==> flow/design.v <==
`timescale 1ns / 1ns
`timescale 1ns / 1ns
module alu #(
    parameter DATA_WIDTH = 16
) (
    input [DATA_WIDTH-1:0] data_in1,
    data_in2,
    input [1:0] op,
    output reg [DATA_WIDTH-1:0] data_out,
    output [2:0] flag
);
  reg carry;
  wire zero, neg;
  wire [16:0] data_in1_add, data_in2_add;
  assign data_in1_add = data_in1;
  assign data_in2_add = data_in2;
  always @(*) begin
    case (op)
      2'b00: {carry, data_out} = {1'b0, ~(data_in1 | data_in2)};
      2'b01: {carry, data_out} = data_in1_add + data_in2_add;
      2'b10: {carry, data_out} = {1'b0, data_in1};
      2'b11: {carry, data_out} = {1'b0, (data_in2 >> 1)};
    endcase
  end
  assign zero = ~(|data_out);
  assign neg  = data_out[DATA_WIDTH-1];
  assign flag = {zero, neg, carry};
endmodule
`timescale 1ns / 1ns
module register #(
    parameter N = 16
) (
    input clk,
    rst,
    en,
    input [N-1:0] data_in,
    output reg [N-1:0] data_out
);
  always @(posedge clk, negedge rst) begin
    if (!rst) begin
      data_out <= 0;
    end else begin
      if (en) begin
        data_out <= data_in;
      end
    end
  end
endmodule
`timescale 1ns / 1ns
module registerfile #(
    parameter N = 16,
    M = 5
) (
    input clk,
    en,
    input [N-1:0] wr_data,
    input [M-1:0] addr,
    output [N-1:0] rd_data
);
  reg [N-1:0] mem[(2**M)-1:0];
  assign rd_data = (addr == 29) ? 0 : ( (addr == 30) ? 16'h1 : ( (addr == 31) ? 16'hffff : mem[addr]));
  always @(posedge clk) begin
    if (en) begin
      mem[addr] <= wr_data;
    end
  end
endmodule
`timescale 1ns / 1ns
 `timescale 1ns / 1ns
module state (
    input            clk,
    rst,
    input      [2:0] op,
    output reg [3:0] state,
    input      [2:0] flag
);
  reg [3:0] nextstate;
  reg       br;
  always @(*) begin
    case (state)
      4'b0000: begin
        if (op == 3'b000) begin
          nextstate = 4'b0001;
        end else if (op == 3'b001) begin
          nextstate = 4'b0010;
        end else if (op == 3'b010) begin
          nextstate = 4'b0011;
        end else if (op == 3'b011) begin
          nextstate = 4'b1010;
        end else if (op == 3'b100) begin
          nextstate = 4'b0100;
        end else if (op == 3'b101) begin
          nextstate = 4'b0101;
        end else if (op == 3'b110) begin
          nextstate = 4'b1000;
        end else nextstate = 4'b0111;
      end
      4'b0001: begin
        nextstate = 4'b1010;
      end
      4'b0010: nextstate = 4'b1010;
      4'b0011: nextstate = 4'b1010;
      4'b0100: nextstate = 4'b1010;
      4'b0101: nextstate = 4'b0110;
      4'b0110: nextstate = 4'b1010;
      4'b0111: nextstate = 4'b1010;
      4'b1000:
      if (br) nextstate = 4'b1001;
      else nextstate = 4'b1010;
      4'b1001: nextstate = 4'b0000;
      4'b1010: nextstate = 4'b0000;
      default: nextstate = 4'b0000;
    endcase   
  end
  always @(posedge clk, negedge rst) begin
    if (!rst) begin
      state <= 4'b0000;
    end else begin
      state <= nextstate;
    end
  end
  always @(*) begin
    case (op)
      3'h0: br = 0;
      3'h1: br = flag[0];
      3'h2: br = flag[1];
      3'h3: br = flag[1] | flag[0];
      3'h4: br = flag[2];
      3'h5: br = flag[2] | flag[0];
      3'h6: br = flag[2] | flag[1];
      3'h7: br = 1;
      default: br = 0;
    endcase   
  end   
endmodule   
`timescale 1ns / 1ns
 `timescale 1ns / 1ns
module decode (
    input [2:0] op,
    input [3:0] state,
    output reg [13:0] dec
);
  always @(*) begin
    case (state)
      4'b0000: begin
        if (op == 3'b110) begin
          dec = 14'b1_1_x_x_xx_xx_1_0_0_1_0_0;
        end else if (op == 3'b101) begin
          dec = 14'b1_1_x_x_xx_xx_1_0_0_0_0_0;
        end else if (op == 3'b011) begin
          dec = 14'bx_1_0_x_1x_xx_0_0_1_0_0_0;
        end else begin
          dec = 14'bx_1_x_x_xx_xx_0_0_0_1_0_0;
        end
      end
      4'b0001: dec = 14'bx_1_x_1_xx_00_0_1_0_0_1_0;
      4'b0010: dec = 14'bx_1_x_1_xx_01_0_1_0_0_1_0;
      4'b0011: dec = 14'bx_0_x_0_1x_xx_0_1_0_0_0_0;
      4'b0100: dec = 14'bx_0_x_x_xx_xx_0_0_0_0_0_1;
      4'b0101: dec = 14'b1_1_x_0_00_xx_1_1_0_0_0_0;
      4'b0110: dec = 14'b1_1_x_0_01_xx_0_1_0_0_0_0;
      4'b1000: dec = 14'bx_1_1_x_xx_xx_0_0_1_0_0_0;
      4'b1001: dec = 14'b0_1_x_x_xx_xx_1_0_0_0_0_0;
      4'b0111: dec = 14'bx_1_x_1_xx_11_0_1_0_0_1_0;
      4'b1011: dec = 14'bx_1_0_x_xx_xx_0_0_0_0_0_1;
      4'b1010: dec = 14'b1_1_x_x_xx_xx_1_0_0_0_0_0;
      default: dec = 14'b0;
    endcase
  end
endmodule
`timescale 1ns / 1ns
module Temple #(
    parameter ADDR_WIDTH = 16,
    parameter DATA_WIDTH = 16
) (
    input                   clk,
    rst,
    output [ADDR_WIDTH-1:0] addr,
    input  [          15:0] rd_data,
    output [          15:0] wr_data,
    output                  en
);
  wire [15:0] pc_sel_data, acc_sel_data, reg_sel_data, imm_sel_data;
  wire [15:0] pc_out, add_out, acc_out;
  wire [15:0] regfile_out, rf_out, alu_out;
  wire [2:0] flag_out, alu_flag;
  wire pc_sel, acc_sel, reg_sel, addr_sel;
  wire pc_en, acc_en, regfile_en, flag_en, rf_en;
  wire [1:0] imm_sel, alu_op;
  wire [ 2:0] op;
  wire [ 3:0] state;
  wire [13:0] dec;
  wire [ 4:0] regfile_addr;
  wire [ 7:0] half_imm_data;
  assign {pc_sel,addr_sel,reg_sel,acc_sel,imm_sel[1:0],alu_op[1:0],pc_en,acc_en,regfile_en,rf_en,flag_en,en} = dec;
  state statemachine (
      .clk(clk),
      .rst(rst),
      .op(op),
      .state(state),
      .flag(flag_out)
  );
  decode decode (
      .op(op),
      .state(state),
      .dec(dec)
  );
  register PC (
      .clk(clk),
      .rst(rst),
      .en(pc_en),
      .data_in(pc_sel_data),
      .data_out(pc_out)
  );
  register Acc (
      .clk(clk),
      .rst(rst),
      .en(acc_en),
      .data_in(acc_sel_data),
      .data_out(acc_out)
  );
  register #(
      .N(3)
  ) flag (
      .clk(clk),
      .rst(rst),
      .en(flag_en),
      .data_in(alu_flag),
      .data_out(flag_out)
  );
  register regi (
      .clk(clk),
      .rst(rst),
      .en(rf_en),
      .data_in(regfile_out),
      .data_out(rf_out)
  );
  alu alu (
      .data_in1(rf_out),
      .data_in2(acc_out),
      .op(alu_op),
      .data_out(alu_out),
      .flag(alu_flag)
  );
  registerfile regfile (
      .clk(clk),
      .en(regfile_en),
      .wr_data(reg_sel_data),
      .rd_data(regfile_out),
      .addr(regfile_addr)
  );
  assign pc_sel_data = (pc_sel) ? add_out : rf_out;
  assign add_out = pc_out + 16'h1;
  assign acc_sel_data = (acc_sel) ? alu_out : imm_sel_data;
  assign reg_sel_data = (reg_sel) ? add_out : acc_out;
  assign addr = addr_sel ? {pc_out[15:1], 1'b0} : {rf_out[15:1], 1'b0};
  assign wr_data = acc_out;
  assign op = (pc_out[0]) ? rd_data[15:13] : rd_data[7:5];
  assign regfile_addr = (pc_out[0]) ? rd_data[12:8] : rd_data[4:0];
  assign half_imm_data = (pc_out[0]) ? rd_data[15:8] : rd_data[7:0];
  assign imm_sel_data = (imm_sel[1]) ? rd_data[15:0] : ( (imm_sel[0]) ? {half_imm_data, acc_out[7:0]} : {acc_out[15:8], half_imm_data});
endmodule   
Tool chain data of Temple
The steps from the RTL of Temple to its reports follow in flow order.
Line numbers count from 1 in the design file above.
Operators carry their Yosys type and port widths (W data, S select, Z words).
Cell names lack the library's common part.
A cell with -- has no value.
- top module: Temple
- clock: clk
- cell library: sky130hd
- timing corner: tt_025C_1v80

After elaboration
Counts by Yosys on the flattened word-level netlist (proc, flatten, opt, wreduce; memories kept). Register bits leave out memories and registers merged into their read ports (data or address). Print and check cells are left out. Cells with the same type and inputs are merged into one.
Memory sizes are those after Yosys's memory passes, which may raise the word count (mostly to a power of two), join words into wider ones and drop unused or constant bits.
- word-level cells: 78
- memories kept: 1
- bits in registers at 55
- output and inout bits at 33
- RAM bits at 512
- memories (name ; words ; width ; rd ports ; write ports ; RTL line ; RTL):
    regfile.mem ; 32 ; 16 ; 1 ; 1 ; 60 ; reg [N-1:0] mem[(2**M)-1:0];
- reductions and logical operators: 8
- noted eq/ne operators: 25
- noted bitwise operators: 6
- mux-type cells: 30
- add/subtract/negate cells at 2
- operators by type and width (operator ; number):
    $pmux W14 S12 ; 1
    $mux W16 ; 10
    $pmux W17 S4 ; 1
    $mux W14 ; 2
    $mux W4 ; 7
    $add A16 B16 Y17 ; 1
    $add A16 B1 Y16 const B ; 1
    $or A16 B16 Y16 ; 1
    $not A16 Y16 ; 1
    $reduce_or A16 Y1 ; 1
    $eq A4 B3 Y1 const B ; 4
    $eq A4 B4 Y1 const B ; 4
    $pmux W4 S4 ; 1
    $eq A5 B5 Y1 const B ; 3
    $eq A3 B3 Y1 const B ; 4
    $mux W12 ; 1
    $mux W5 ; 2
    $eq A4 B2 Y1 const B ; 2
    $pmux W1 S8 ; 1
    $mux W8 ; 1
    $eq A3 B2 Y1 const B ; 2
    $reduce_or A6 Y1 ; 1
    $eq A2 B2 Y1 const B ; 2
    $reduce_and A2 Y1 ; 2
    $eq A4 B1 Y1 const B ; 1
    $logic_not A4 Y1 ; 1
    $or A1 B1 Y1 ; 3
    $eq A3 B1 Y1 const B ; 1
Not listed: further kinds 9, cells in them 9.

Depth
Longest topological path by Yosys (ltp), each cell counted once; first at word level (registers and memories cut), then after technology mapping (sequential cells cut; the memories' decode and read muxes count).
- noted depth in word-level cells: 10
- ABC_AREA at 0
- noted depth in mapped cells: 11
- noted mapped depth without buffers: 11

Netlist
Yosys stat after the flow's synthesis: flattened, memories mapped to cells. It holds for the ABC_AREA given above (unset counts as 0); a run with the other value may have another netlist.
The area totals of this step are shown rounded.
- sequential area: 0.0165 mm2
- chip area (Yosys) at 0.0241 mm2
- noted cells in the netlist: 1505
- flip-flops at 560
- cell types (cell type ; number ; total area (um2)):
    edfxtp_1 ; 498 ; 1.5E+04
    mux4_2 ; 115 ; 2.59E+03
    dfrtp_1 ; 61 ; 1.53E+03
    a22oi_1 ; 55 ; 412.896
    ha_1 ; 33 ; 412.896
    a21oi_1 ; 81 ; 405.389
    nand2_1 ; 108 ; 405.389
    nor2_1 ; 95 ; 356.592
    o21ai_0 ; 46 ; 230.221
    o21ai_1 ; 32 ; 160.154
    buf_2 ; 31 ; 155.149
    nand3_1 ; 30 ; 150.144
    and4_1 ; 17 ; 148.893
    inv_1 ; 38 ; 142.637
    mux2i_1 ; 14 ; 140.134
    clkbuf_1 ; 31 ; 116.362
    xnor2_1 ; 12 ; 105.101
    buf_6 ; 9 ; 101.347
Other cell types: 53; their cells: 199.
The figures by module come from a second, unflattened synthesis with its own total; it is not the netlist above.
- cell total of the unflattened synthesis at 1658
- noted area (unflattened synthesis): 0.0254 mm2
Rows give one instance, submodules left out.
- modules (module ; sequential area (mm2) ; instances ; area (mm2) ; cells):
    registerfile ; 0.0151 ; 1 ; 0.0198 ; 1039
    register ; 0.0004 ; 3 ; 0.000649 ; 34
    alu ; 0 ; 1 ; 0.00156 ; 204
    Temple ; 0 ; 1 ; 0.00145 ; 242
    decode ; 0 ; 1 ; 0.000263 ; 39
    state ; 0.0001 ; 1 ; 0.000244 ; 26
    register (N=3) ; 0.0000751 ; 1 ; 0.000109 ; 6

Worst setup path after synthesis
Source: OpenSTA report_checks on the synthesized netlist (no wires, ideal clock, input and output delay 20% of the period each), path of least setup slack; recovery checks are left aside. Register names are those of the netlist, which keeps one name where synthesis merged equal registers.
- kind: input port to flip-flop
- start point: input port rd_data[0]
- end point: memory regfile.mem[11][0]
- external input delay: 1400 ps
- delay of the path: 2142 ps
- arrival time at 3154 ps
- setup slack: 3458 ps
- noted period: 7000 ps
- stages: 6
- required time: 6612 ps
- setup time: 388 ps
- time at the first pin: 1400 ps
- synthesis period reached at 3542 ps
"delay of the path" is the arrival time less input delay plus setup time.
"stages": output pins that drive a net of the path, with the launching flip-flop's if there is one; two outputs of one cell count as two.
"synthesis period reached" is the clock period less the worst setup slack; recovery checks do not enter. This is arithmetic on one report: input and output delays are still those of the set period (20% each).
The rows between start and end are the longest chain of elaborated cells between them; the timing report does not say that the signal goes this way. Where chains are equally long, one stands for them.
A line is the first line of the expression or statement that the cell stems from. Yosys adds cells for indexed reads and writes and turns some case tables into memories.
- cells stage by stage: mux2_4 -> buf_6 -> buf_2 -> buf_2 -> o211ai_1 -> nor2_1
- length of the longest elaborated chain: 2
- elaborated cells between the ends (all ways): 2
- RTL lines with such cells at 2
- classes of those cells: mux (2)
- RTL lines, path after synthesis (item ; RTL line ; RTL):
    start, declared ; 179 ; input  [          15:0] rd_data,
    $mux W5 ; 259 ; assign regfile_addr = (pc_out[0]) ? rd_data[12:8] : rd_data[4:0];
    $mux W5 ; 63 ; if (en) begin
    end, declared ; 60 ; reg [N-1:0] mem[(2**M)-1:0];

Worst path after layout
From the final timing report of flow run 1: the path of least setup slack in the routed layout; clock arrival at registers is part of the times.
The path's times are printed in steps of 10 ps; the period is the one set.
- kind: flip-flop to flip-flop
- start point: register regi.data_out[9]
- end point: register flag.data_out[2]
- required time: 3630 ps
- time at the first pin: 640 ps
- arrival time at 3600 ps
- stages: 11
- setup time: 110 ps
- setup slack: 30 ps
- noted period: 3120 ps
The rows between start and end are the longest chain of elaborated cells between them; the timing report does not say that the signal goes this way. Where chains are equally long, one stands for them.
- cells stage by stage: dfrtp_1 -> inv_1 -> ha_1 -> a21oi_1 -> o21ai_0 -> or3_1 -> o21a_1 -> o211ai_1 -> nor3_1 -> o2111a_1 -> a21bo_2
- length of the longest elaborated chain: 5
- elaborated cells between the ends (all ways): 6
- RTL lines with such cells at 4
- classes of those cells: add/sub (1); mux (1); logic (3); reduce/logical (1)
- RTL lines, path after layout (item ; RTL line ; RTL):
    start, declared ; 37 ; output reg [N-1:0] data_out
    start, assigned ; 41 ; data_out <= 0;
    start, assigned ; 44 ; data_out <= data_in;
    $or A16 B16 Y16 ; 19 ; 2'b00: {carry, data_out} = {1'b0, ~(data_in1 | data_in2)};
    $not A16 Y16 ; 19 ;
    $pmux W17 S4 ; 18 ; case (op)
    $reduce_or A16 Y1 ; 25 ; assign zero = ~(|data_out);
    $not A1 Y1 ; 25 ;
    end, assigned ; 41 ;
    end, assigned ; 44 ;
    end, declared ; 37 ;

==> runs of Temple <==
Top module Temple; platform sky130hd; tools Yosys and OpenROAD; 3 stored runs in no particular order. Input and output delays are each 20% of the period that was set; the output load is 0.01 pF.
"achieved period" = clock period - worst setup slack. The figure is calculated, with input and output delays left at 20% of the set period.
By "critical setup path time" is meant the share of the clock period that the worst setup path is allowed (20% is reserved at inputs, 20% at outputs), minus its slack. Clock arrival times at its registers enter into it.
By "total power of the final layout" is meant OpenSTA's value without simulated activity: inputs other than the clock are taken to toggle once in ten clock periods, and the tool carries that through the logic.
"critical setup path time" is known to 10 ps.
Measured values are rounded.

Flow run 1

==> flow/run.sh <==
#!/bin/bash
# the make line also repeats the synthesis and layout settings of config.mk as NAME=value (left out here)
make -C /OpenROAD-flow-scripts/flow DESIGN_CONFIG=/design/flow/config.mk WORK_HOME=/design/flow/orfs CLKGATE_MAP_FILE= finish
==> flow/config.mk <==
export PLATFORM = sky130hd
export DESIGN_NAME = Temple
export DESIGN_NICKNAME = Temple
export VERILOG_FILES = /design/flow/design.v
export SDC_FILE = /design/flow/constraint.sdc
export NUM_CORES = 4
export LEC_CHECK = 0
export ABC_AREA = 0
export CAP_MARGIN = 25
export CELL_PAD_IN_SITES_GLOBAL_PLACEMENT = 0
export CORE_ASPECT_RATIO = 0.81
export CORE_MARGIN = 4
export CORE_UTILIZATION = 36
export GPL_ROUTABILITY_DRIVEN = 0
export HOLD_SLACK_MARGIN = 0.29
export MIN_ROUTING_LAYER = met2
export PLACE_DENSITY_LB_ADDON = 0.01
export SLEW_MARGIN = 35
export TNS_END_PERCENT = 20
==> flow/constraint.sdc <==
create_clock -name core_clock -period 3.12 [get_ports {clk}]
set_input_delay 0.6240 -clock core_clock [delete_from_list [all_inputs] [get_ports {clk}]]
set_output_delay 0.6240 -clock core_clock [all_outputs]
set_load 0.01 [all_outputs]

Measured in flow run 1:
- total power of the final layout at 28,000 µW
- post-layout utilization: 45.5 %
- chip area in the Yosys report at 0.0241 mm2
- worst setup slack after layout at 30 ps
- noted the lowest hold slack: 495 ps
- noted the summed negative setup slack: 0 ps
- critical setup path time: 3,090 ps
- critical path type: flip-flop to flip-flop
- noted the standard-cell area of the final layout: 0.0298 mm2
- achieved period at 3,090 ps
- noted the total die area: 0.071 mm2

Flow run 2

==> flow/run.sh <==
#!/bin/bash
# the make line also repeats the synthesis and layout settings of config.mk as NAME=value (left out here)
make -C /OpenROAD-flow-scripts/flow DESIGN_CONFIG=/design/flow/config.mk WORK_HOME=/design/flow/orfs CLKGATE_MAP_FILE= finish
==> flow/config.mk <==
export PLATFORM = sky130hd
export DESIGN_NAME = Temple
export DESIGN_NICKNAME = Temple
export VERILOG_FILES = /design/flow/design.v
export SDC_FILE = /design/flow/constraint.sdc
export NUM_CORES = 4
export LEC_CHECK = 0
export CAP_MARGIN = 20
export CORE_MARGIN = 2
export CORE_UTILIZATION = 40
export PLACE_DENSITY = 0.6
export SLEW_MARGIN = 20
==> flow/constraint.sdc <==
create_clock -name core_clock -period 7.0 [get_ports {clk}]
set_input_delay 1.4000 -clock core_clock [delete_from_list [all_inputs] [get_ports {clk}]]
set_output_delay 1.4000 -clock core_clock [all_outputs]
set_load 0.01 [all_outputs]

Measured in flow run 2:
- total power of the final layout at 11,000 µW
- post-layout utilization: 46.3 %
- chip area in the Yosys report at 0.0241 mm2
- worst setup slack after layout at 1,560 ps
- noted the lowest hold slack: 458 ps
- noted the summed negative setup slack: 0 ps
- critical setup path time: 4,040 ps
- critical path type: flip-flop to output port
- noted the standard-cell area of the final layout: 0.0274 mm2
- achieved period at 5,443 ps
- noted the total die area: 0.0621 mm2

Flow run 3

==> flow/run.sh <==
#!/bin/bash
# the make line also repeats the synthesis and layout settings of config.mk as NAME=value (left out here)
make -C /OpenROAD-flow-scripts/flow DESIGN_CONFIG=/design/flow/config.mk WORK_HOME=/design/flow/orfs CLKGATE_MAP_FILE= finish
==> flow/config.mk <==
export PLATFORM = sky130hd
export DESIGN_NAME = Temple
export DESIGN_NICKNAME = Temple
export VERILOG_FILES = /design/flow/design.v
export SDC_FILE = /design/flow/constraint.sdc
export NUM_CORES = 4
export LEC_CHECK = 0
export ABC_AREA = 1
export CAP_MARGIN = 5
export CORE_MARGIN = 2
export CORE_UTILIZATION = 40
export CTS_CLUSTER_SIZE = 62
export GPL_TIMING_DRIVEN = 0
export MAX_ROUTING_LAYER = met4
export MIN_ROUTING_LAYER = met2
export PLACE_DENSITY_LB_ADDON = 0.08
export SLEW_MARGIN = 20
==> flow/constraint.sdc <==
create_clock -name core_clock -period 7.0 [get_ports {clk}]
set_input_delay 1.4000 -clock core_clock [delete_from_list [all_inputs] [get_ports {clk}]]
set_output_delay 1.4000 -clock core_clock [all_outputs]
set_load 0.01 [all_outputs]

Measured in flow run 3:
- total power of the final layout at 13,200 µW
- post-layout utilization: 48.0 %
- chip area in the Yosys report at 0.0244 mm2
- worst setup slack after layout at 1,910 ps
- noted the lowest hold slack: 489 ps
- noted the summed negative setup slack: 0 ps
- critical setup path time: 3,690 ps
- critical path type: flip-flop to output port
- noted the standard-cell area of the final layout: 0.029 mm2
- achieved period at 5,090 ps
- noted the total die area: 0.0631 mm2
